==> flow/design.v <==
`timescale 1ns / 1ps
module debounce_one_shot(
    input CLK,
    input EN,
    input RST,
    input BTN,
    output logic DB_BTN
    );
    localparam logic [7:0] c_LOW_GOING_HIGH_CLOCKS = 8'h19;  
    localparam logic [7:0] c_HIGH_GOING_LOW_CLOCKS = 8'h33;  
    localparam logic [7:0] c_ONE_SHOT_CLOCKS       = 8'h01;  
    typedef enum { ST_init, ST_BTN_low, ST_BTN_low_to_high, ST_BTN_high, ST_BTN_high_to_low, ST_one_shot} STATES;
    STATES NS, PS;
    logic [7:0] s_db_count;
    logic s_count_rst, s_count_inc;
    always_ff @(posedge CLK) begin
        if (RST == 1'b1)
            s_db_count <= 8'h00;
        else if (EN == 1'b1) begin
            if (s_count_rst == 1'b1)
                s_db_count <= 8'h00;
            else if (s_count_inc == 1'b1)
                s_db_count <= s_db_count + 1;
        end
    end
    always_ff @(posedge CLK) begin
       if (RST == 1'b1)
           PS <= ST_init;
       else if (EN == 1'b1)
           PS <= NS; 
    end
    always_comb begin
        NS = ST_init;
        DB_BTN = 1'b0;
        s_count_rst = 1'b0;
        s_count_inc = 1'b0;
        case (PS)
            ST_init: begin           
                NS = ST_BTN_low;
                DB_BTN = 1'b0;
                s_count_rst = 1'b1;
            end
            ST_BTN_low: begin    
                if (BTN == 1'b1) begin        
                    NS = ST_BTN_low_to_high;  
                    s_count_inc = 1'b1;        
                end
                else begin
                    NS = ST_BTN_low;         
                    s_count_rst = 1'b1;
                end
            end
            ST_BTN_low_to_high: begin    
                if (BTN == 1'b1) begin   
                    if (s_db_count == c_LOW_GOING_HIGH_CLOCKS) begin 
                        NS = ST_BTN_high;
                        s_count_rst = 1'b1;
                    end
                    else begin           
                        NS = ST_BTN_low_to_high;
                        s_count_inc = 1'b1;
                    end
                end
                else begin               
                    NS = ST_BTN_low;
                    s_count_rst = 1'b1;
                end
            end
            ST_BTN_high: begin           
                if (BTN == 1'b1) begin 
                    NS = ST_BTN_high;
                    s_count_rst = 1'b1;
                end
                else begin               
                    NS = ST_BTN_high_to_low;
                    s_count_inc = 1'b1;
                end
            end
            ST_BTN_high_to_low: begin
                if (BTN == 1'b0) begin   
                    if (s_db_count == c_HIGH_GOING_LOW_CLOCKS) begin 
                        NS = ST_one_shot;
                        s_count_rst = 1'b1;
                    end
                    else begin           
                        NS = ST_BTN_high_to_low;
                        s_count_inc = 1'b1;
                    end
                end
                else begin               
                    NS = ST_BTN_high;
                    s_count_rst = 1'b1;
                end 
            end
            ST_one_shot: begin   
                if (s_db_count == c_ONE_SHOT_CLOCKS) begin  
                    NS = ST_init;
                    s_count_rst = 1'b1;
                    DB_BTN = 1'b0;
                end
                else begin               
                    NS = ST_one_shot;
                    s_count_inc = 1'b1;
                    DB_BTN = 1'b1;
                end
            end
            default: begin               
                NS = ST_init;
                s_count_rst = 1'b1;
                s_count_inc = 1'b0;
                DB_BTN = 1'b0;
            end
        endcase
    end
endmodule
`timescale 1ns / 1ps
module position_mover(   
    input RBTN,  
    input LBTN,  
    input clock,
    input en,
    input reset,
    input rst,
    output [2:0] columnPosition
    );
    logic [2:0] position;
    always_ff @(posedge clock) begin
        if (reset)
            position <= 3'b011;
        else if (!en)
            position <= position;
        else if (rst)
            position <= 3'b011;
        else begin
            if(RBTN && !LBTN && position < 6)        
                position <= position + 1;
            else if (LBTN && !RBTN && position > 0)  
                position <= position - 1;
        end
    end   
    assign columnPosition = position;  
endmodule
`timescale 1ns / 1ps
module game_state(
    input clock,
    input en,                                
    input reset,                             
    input rst,                               
    input select,                            
    input [2:0] columnPosition,
    output logic [7:0][7:0] green_grid,        
    output logic [7:0][7:0] blue_grid        
    );
    reg turn;     
    always_ff @ (posedge clock) begin 
        if (reset)
            turn <= 0;
        else if (!en)
            turn <= turn;
        else if (rst)                                 
            turn <= 0;
        else begin
            if (select)                          
                turn <= ~turn;
        end
    end
    reg [7:0] topRow;
    always_comb begin
        case (columnPosition)
            3'b000: topRow = 8'b01111111;                
            3'b001: topRow = 8'b10111111;                
            3'b010: topRow = 8'b11011111;
            3'b011: topRow = 8'b11101111;
            3'b100: topRow = 8'b11110111;
            3'b101: topRow = 8'b11111011;
            3'b110: topRow = 8'b11111101;
            default: topRow = 8'b11111111;
        endcase;
    end
    reg [6:0][2:0] columnCount;                  
    always_ff @ (posedge clock) begin
        if (reset) begin
            for(int i = 0; i < 7; i ++) begin 
                columnCount[i] <= 3'b000; 
            end
        end
        else if (!en) begin
        end
        else if (rst) begin                                 
            for(int i = 0; i < 7; i ++) begin 
                columnCount[i] <= 3'b000; 
            end
        end    
        else begin
            if(select && columnCount[columnPosition] < 5)   
                columnCount[columnPosition] <= columnCount[columnPosition] + 1;
        end
    end
    always_ff @ (posedge clock) begin
      if (reset) begin
        for(int i = 0; i < 8; i++) begin
            green_grid[i] <= 8'b11111111;
            blue_grid[i] <= 8'b11111111;
        end
      end
      else if (en) begin
        case (turn)
            (1'b0): begin 
                    green_grid[0] <= topRow;
                    blue_grid[0] <= 8'b11111111;
             end
            (1'b1): begin
                blue_grid[0] <= topRow;
                green_grid[0] <= 8'b11111111;
             end
        endcase
        if (rst) begin                           
            for(int i = 1; i < 8; i++) begin
                green_grid[i] <= 8'b11111111;
                blue_grid[i] <= 8'b11111111;
            end
        end 
        else begin
            if (select) begin                    
                case (turn)
                    (1'b0):  green_grid[7 - columnCount[columnPosition]][7 - columnPosition] <= 1'b0; 
                    (1'b1): blue_grid[7 - columnCount[columnPosition]][7 - columnPosition] <= 1'b0;
                endcase
            end
        end
      end
    end
endmodule
`timescale 1ns / 1ps
module matrix_driver(
    input clock,  
    input en,
    input reset,
    input [7:0][7:0] green_grid, blue_grid,        
    output logic [7:0] green_driver, blue_driver, row_driver    
    );
    logic [2:0] count;                           
    always_ff @ (posedge clock) begin
        if (reset)
            count <= 3'b000;
        else if (en)
            count <= count + 3'b001;
    end
    always @ (*)  begin                           
        case (count)                             
            3'b000: row_driver = 8'b00000001;        
            3'b001: row_driver = 8'b00000010;       
            3'b010: row_driver = 8'b00000100;
            3'b011: row_driver = 8'b00001000;
            3'b100: row_driver = 8'b00010000;
            3'b101: row_driver = 8'b00100000;
            3'b110: row_driver = 8'b01000000;
            3'b111: row_driver = 8'b10000000;
            default: row_driver = 8'b00000000;
        endcase
    end
    assign green_driver = green_grid[count];         
    assign blue_driver = blue_grid[count];
endmodule
`timescale 1ns / 1ps
module connect_four(
    input clock,
    input reset,                        
    input rbtn, lbtn, mbtn, bbtn,
    output logic [7:0] row, greenColumn, blueColumn  
    );
    logic inter_clock, db_mbtn, db_bbtn, db_lbtn, db_rbtn;
    logic [7:0][7:0] blue_gridTest, green_gridTest;
    logic [2:0] position;
    logic [7:0] topRow;
    clk_div MYCLOCK (
        .clk(clock),
        .reset(reset),
        .sclk(inter_clock)
    );   
    debounce_one_shot debouncer1 (
        .CLK(clock),
        .EN(inter_clock),
        .RST(reset),
        .BTN(mbtn),
        .DB_BTN(db_mbtn)
    );
    debounce_one_shot debouncer2 (
        .CLK(clock),
        .EN(inter_clock),
        .RST(reset),
        .BTN(bbtn),
        .DB_BTN(db_bbtn)
    );
    debounce_one_shot debouncer3 (   
        .CLK(clock),
        .EN(inter_clock),
        .RST(reset),
        .BTN(rbtn),
        .DB_BTN(db_rbtn)
    );
    debounce_one_shot debouncer4 (   
        .CLK(clock),
        .EN(inter_clock),
        .RST(reset),
        .BTN(lbtn),
        .DB_BTN(db_lbtn)
    );
    position_mover mover(
        .RBTN(db_rbtn),
        .LBTN(db_lbtn),
        .rst(db_bbtn),
        .clock(clock),
        .en(inter_clock),
        .reset(reset),
        .columnPosition(position)
    );
    game_state game(
        .clock(clock),
        .en(inter_clock),
        .reset(reset),
        .rst(db_bbtn),
        .select(db_mbtn),
        .columnPosition(position),
        .green_grid(green_gridTest),
        .blue_grid(blue_gridTest)
    );
    matrix_driver driver (
        .clock(clock),
        .en(inter_clock),
        .reset(reset),
        .blue_grid(blue_gridTest),
        .green_grid(green_gridTest),
        .green_driver(greenColumn),
        .blue_driver(blueColumn),
        .row_driver(row)
    );
endmodule
module clk_div (
    input clk,
    input reset,
    output sclk
    );
  localparam integer MAX_COUNT = 60; 
  integer div_cnt;
  reg tmp_clk; 
   always @ (posedge clk)              
   begin
         if (reset)
         begin
            tmp_clk <= 0;
            div_cnt <= 0;
         end else if (div_cnt == MAX_COUNT) 
         begin
            tmp_clk <= ~tmp_clk; 
            div_cnt <= 0;
         end else
            div_cnt <= div_cnt + 1;  
   end 
   assign sclk = (div_cnt == MAX_COUNT) && !tmp_clk; 
endmodule
From RTL to reports: connect_four
Tool output for the design above, in the order of the flow.
Lines are those of the file above, counted from 1.
Operators carry their Yosys type and port widths (W data, S select, Z words).
Cell names lack the library's common part.
{ "design": {"design": "connect_four", "clock": "clock", "library": "sky130hd", "pvt_corner": "tt_025C_1v80"} }

Word level
Source: Yosys, flattened and elaborated, memories not mapped. Widths are those after wreduce. Print and check cells do not count.
Memory sizes are those after Yosys's memory passes, which may raise the word count (mostly to a power of two), join words into wider ones and drop unused or constant bits.
{ "bits": {"in_bits": 6, "mem_bits_ro": 64, "out_inout_bits": 24, "reg_bits": 349, "clocked_rd_ports_x_width": 8, "n_memories": 1} }
{ "memory_table": {"columns": ["name", "size", "width", "rd", "write_ports", "line_no", "text"], "rows": [
  ["(name not given)", 8, 8, 1, 0, 250, "case (count)"]
]} }
{ "classes": {"mul": 1, "shift": 7, "n_cmp": 3, "n_addsub": 14, "equal": 41, "bitwise": 10, "reduce_logical": 31, "mux": 142} }
{ "op_table": {"columns": ["op", "n"], "rows": [
  ["$pmux W32 S6", 4],
  ["$eq A32 B2 Y1 const B", 8],
  ["$eq A32 B3 Y1 const B", 8],
  ["$pmux W64 S2", 2],
  ["$mux W32", 8],
  ["$mux W8", 28],
  ["$shift A1 B33 Y64 const A", 2],
  ["$eq A32 B1 Y1 const B", 4],
  ["$logic_not A32 Y1", 4],
  ["$and A64 B64 Y64", 2],
  ["$or A64 B64 Y64", 2],
  ["$shiftx A64 B7 Y8", 2],
  ["$mux W64", 2],
  ["$neg A32 Y33", 2],
  ["$not A64 Y64", 1],
  ["$mux W1", 62],
  ["$mux W3", 20],
  ["$pmux W8 S7", 1],
  ["$pmux W1 S5", 8],
  ["$shift A3 B33 Y21", 1],
  ["$shift A3 B33 Y21 const A", 1],
  ["$shiftx A21 B32 Y3", 1],
  ["$add A32 B2 Y32 const B", 1],
  ["$add A32 B32 Y32", 1],
  ["$eq A32 B7 Y1 const B", 1],
  ["$add A8 B1 Y8 const B", 4],
  ["$eq A8 B1 Y1 const B", 4],
  ["$eq A8 B5 Y1 const B", 4]
]} }
Other operator kinds: 26; their cells: 61.

Depth
Depth = most cells in a row (Yosys ltp): at word level without a register or memory, in the mapped netlist without a sequential cell, where the memories' decode and read muxes count.
{ "logic_depth": {"word_depth": 12, "ABC_AREA": 0, "mapped_depth": 18, "ltp_nobuf": 14} }

After synthesis
The flow's flattened synthesis, as Yosys stat reports it; memories are mapped. The netlist is that of the ABC_AREA named above (0 if unset); the other value can give another one.
{ "types": {"columns": ["cell_type", "n", "area_total_um2"], "rows": [
  ["dfxtp_1", 253, 5.06E+03],
  ["mux4_2", 34, 765.734],
  ["a21oi_1", 144, 720.691],
  ["nor2_1", 182, 683.155],
  ["nand2_1", 106, 397.882],
  ["nand3_1", 54, 270.259],
  ["ha_1", 21, 262.752],
  ["xor2_1", 28, 245.235],
  ["mux2_2", 17, 191.434],
  ["mux2i_1", 19, 190.182],
  ["clkbuf_1", 47, 176.419],
  ["o21ai_0", 35, 175.168],
  ["nor3_1", 33, 165.158],
  ["and3_1", 24, 150.144],
  ["or3_1", 24, 150.144],
  ["o22a_1", 17, 148.893],
  ["buf_2", 29, 145.139],
  ["a31o_2", 14, 122.618]
]} }
Not listed: further types 62, cells in them 291.
{ "mapped": {"flip_flops": 253, "stdcells": 1372, "n_buf": 87, "yosys_area_um2": 12240.5} }
By module: a second synthesis without flattening, with its own total; a netlist apart from the flattened one above.
{ "unflattened": {"cells_unflattened": 1491, "area_unflattened_um2": 13211.4} }
Each row is one instance without its submodules.
{ "modules": {"columns": ["mod", "seq_area_um2", "n_cells", "area_um2", "instances"], "rows": [
  ["game_state", 3002.9, 747, 6312.3, 1],
  ["debounce_one_shot", 280.3, 110, 895.9, 4],
  ["clk_div", 660.6, 195, 1699.1, 1],
  ["matrix_driver", 220.2, 86, 1405.1, 1],
  ["position_mover", 60.1, 23, 211.5, 1],
  ["connect_four", 0.0, 0, 0.0, 1]
]} }

Worst setup path after synthesis
OpenSTA on the mapped netlist: ideal clock, no wires. The path of least setup slack (recovery checks aside). Input and output delay are each 20% of the period. Register names are those of the netlist, which keeps one name where synthesis merged equal registers.
{ "synth_path": {"kind": "flip-flop to output port", "from": "register driver.count[1]", "to": "output port blueColumn[0]", "path_delay_ns": 2.251, "path_buffers": 3, "launch_ns": 0.000, "required_time_ns": 8.000, "t_arrival_ns": 2.251, "stages": 6, "path_slack_ns": 5.749, "period_ns": 10.0, "period_less_setup_slack_ns": 4.251} }
"path_delay_ns" is the arrival time less input delay plus setup time.
A path that ends at an output port has no setup time.
"stages" counts driving pins, that of a launching flip-flop among them; a cell with two outputs on the path counts twice.
"period_less_setup_slack_ns" is the clock period less the worst setup slack; recovery checks do not enter. This is arithmetic on one report: input and output delays are still those of the set period (20% each).
Between the ends stands the longest chain of elaborated cells between them, by number of cells; it is not shown to be the way that was timed. Of several equally long chains one is given.
A line is the first line of the expression or statement that the cell stems from. Yosys adds cells for indexed reads and writes and turns some case tables into memories.
{ "synth_between": {"cell_sequence": "dfxtp_1 > clkbuf_1 > clkbuf_1 > clkbuf_1 > mux4_2 > mux2_2", "elab_chain_cells": 1} }
{ "synth_lines": {"columns": ["element", "line_no", "text"], "rows": [
  ["from (decl)", 242, "logic [2:0] count;"],
  ["from (assign)", 245, "count <= 3'b000;"],
  ["from (assign)", 247, "count <= count + 3'b001;"],
  ["$shiftx A64 B7 Y8", 263, "assign blue_driver = blue_grid[count];"],
  ["to (decl)", 270, "output logic [7:0] row, greenColumn, blueColumn"]
]} }

Worst path after layout
Path of least setup slack in the final report of run 3 (OpenROAD, finished layout, wires in). Where an end is a register, its clock arrival counts in the times.
{ "layout_path": {"kind": "flip-flop to output port", "from": "register driver.count[1]", "to": "output port blueColumn[5]", "period_ns": 4.94, "launch_ns": 0.53, "path_slack_ns": 0.91, "path_buffers": 2, "stages": 5, "t_arrival_ns": 3.05, "required_time_ns": 3.95} }
Between the ends stands the longest chain of elaborated cells between them, by number of cells; it is not shown to be the way that was timed. Of several equally long chains one is given.
{ "layout_between": {"cell_sequence": "dfxtp_2 > buf_4 > mux4_2 > mux2_2 > clkdlybuf4s50_1", "elab_chain_cells": 1} }
{ "layout_lines": {"columns": ["element", "line_no", "text"], "rows": [
  ["from (decl)", 242, "logic [2:0] count;"],
  ["from (assign)", 245, "count <= 3'b000;"],
  ["from (assign)", 247, "count <= count + 3'b001;"],
  ["$shiftx A64 B7 Y8", 263, "assign blue_driver = blue_grid[count];"],
  ["to (decl)", 270, "output logic [7:0] row, greenColumn, blueColumn"]
]} }

Add stored flow runs of connect_four

Record of 3 stored runs of the RTL-to-layout flow on connect_four, platform sky130hd. The runs are unordered. Constraints: input delay and output delay 20% of the set period each, output load 0.01 pF.
By "design_power_uw" is meant OpenSTA's value without simulated activity: inputs other than the clock are taken to toggle once in ten clock periods, and the tool carries that through the logic.

Run 1
==> flow/run.sh <==
#!/bin/bash
# the make line also repeats the synthesis and layout settings of config.mk as NAME=value (left out here)
make -C /OpenROAD-flow-scripts/flow DESIGN_CONFIG=/design/flow/config.mk WORK_HOME=/design/flow/orfs CLKGATE_MAP_FILE= finish
==> flow/config.mk <==
export PLATFORM = sky130hd
export DESIGN_NAME = connect_four
export DESIGN_NICKNAME = connect_four
export VERILOG_FILES = /design/flow/design.v
export SDC_FILE = /design/flow/constraint.sdc
export NUM_CORES = 4
export LEC_CHECK = 0
export ABC_AREA = 1
export CAP_MARGIN = 25
export CELL_PAD_IN_SITES_DETAIL_PLACEMENT = 2
export CELL_PAD_IN_SITES_GLOBAL_PLACEMENT = 2
export CORE_ASPECT_RATIO = 0.55
export CORE_MARGIN = 6
export CORE_UTILIZATION = 44
export CTS_CLUSTER_DIAMETER = 336
export GPL_TIMING_DRIVEN = 1
export HOLD_SLACK_MARGIN = -0.01
export MAX_ROUTING_LAYER = met4
export MIN_ROUTING_LAYER = met2
export PLACE_DENSITY_LB_ADDON = 0.3
export SETUP_SLACK_MARGIN = 0.41
export SLEW_MARGIN = 10
export TNS_END_PERCENT = 10
==> flow/constraint.sdc <==
create_clock -name core_clock -period 7.81 [get_ports {clock}]
set_input_delay 1.5620 -clock core_clock [delete_from_list [all_inputs] [get_ports {clock}]]
set_output_delay 1.5620 -clock core_clock [all_outputs]
set_load 0.01 [all_outputs]

==> results of run 1, as JSON <==
{
  "outcome": "incomplete, clock tree synthesis halted on DPL-0033"
}

Run 2
==> flow/run.sh <==
#!/bin/bash
# the make line also repeats the synthesis and layout settings of config.mk as NAME=value (left out here)
make -C /OpenROAD-flow-scripts/flow DESIGN_CONFIG=/design/flow/config.mk WORK_HOME=/design/flow/orfs CLKGATE_MAP_FILE= finish
==> flow/config.mk <==
export PLATFORM = sky130hd
export DESIGN_NAME = connect_four
export DESIGN_NICKNAME = connect_four
export VERILOG_FILES = /design/flow/design.v
export SDC_FILE = /design/flow/constraint.sdc
export NUM_CORES = 4
export LEC_CHECK = 0
export ABC_AREA = 1
export CAP_MARGIN = 25
export CELL_PAD_IN_SITES_DETAIL_PLACEMENT = 1
export CORE_ASPECT_RATIO = 0.96
export CORE_MARGIN = 2
export CORE_UTILIZATION = 60
export CTS_CLUSTER_SIZE = 46
export GPL_ROUTABILITY_DRIVEN = 0
export GPL_TIMING_DRIVEN = 1
export HOLD_SLACK_MARGIN = 0.13
export MAX_ROUTING_LAYER = met5
export MIN_ROUTING_LAYER = met1
export PLACE_DENSITY = 0.6
export SLEW_MARGIN = 0
export TNS_END_PERCENT = 85
==> flow/constraint.sdc <==
create_clock -name core_clock -period 4.72 [get_ports {clock}]
set_input_delay 0.9440 -clock core_clock [delete_from_list [all_inputs] [get_ports {clock}]]
set_output_delay 0.9440 -clock core_clock [all_outputs]
set_load 0.01 [all_outputs]

==> results of run 2, as JSON <==
{
  "outcome": "incomplete, routing halted on ODB-0269"
}

Run 3
==> flow/run.sh <==
#!/bin/bash
# the make line also repeats the synthesis and layout settings of config.mk as NAME=value (left out here)
make -C /OpenROAD-flow-scripts/flow DESIGN_CONFIG=/design/flow/config.mk WORK_HOME=/design/flow/orfs CLKGATE_MAP_FILE= finish
==> flow/config.mk <==
export PLATFORM = sky130hd
export DESIGN_NAME = connect_four
export DESIGN_NICKNAME = connect_four
export VERILOG_FILES = /design/flow/design.v
export SDC_FILE = /design/flow/constraint.sdc
export NUM_CORES = 4
export LEC_CHECK = 0
export CAP_MARGIN = 20
export CORE_MARGIN = 2
export CORE_UTILIZATION = 40
export PLACE_DENSITY = 0.6
export SETUP_SLACK_MARGIN = 0.76
export SLEW_MARGIN = 20
==> flow/constraint.sdc <==
create_clock -name core_clock -period 4.94 [get_ports {clock}]
set_input_delay 0.9880 -clock core_clock [delete_from_list [all_inputs] [get_ports {clock}]]
set_output_delay 0.9880 -clock core_clock [all_outputs]
set_load 0.01 [all_outputs]

==> results of run 3, as JSON <==
{
  "die_area_um2": 32015.9,
  "setupTns_ns": 0.000,
  "worst_setup_slack_ns": 0.907,
  "finalCellArea_um2": 13790.7,
  "util_pct": 45.4,
  "synthArea_um2": 12240.5,
  "design_power_uw": 4257
}
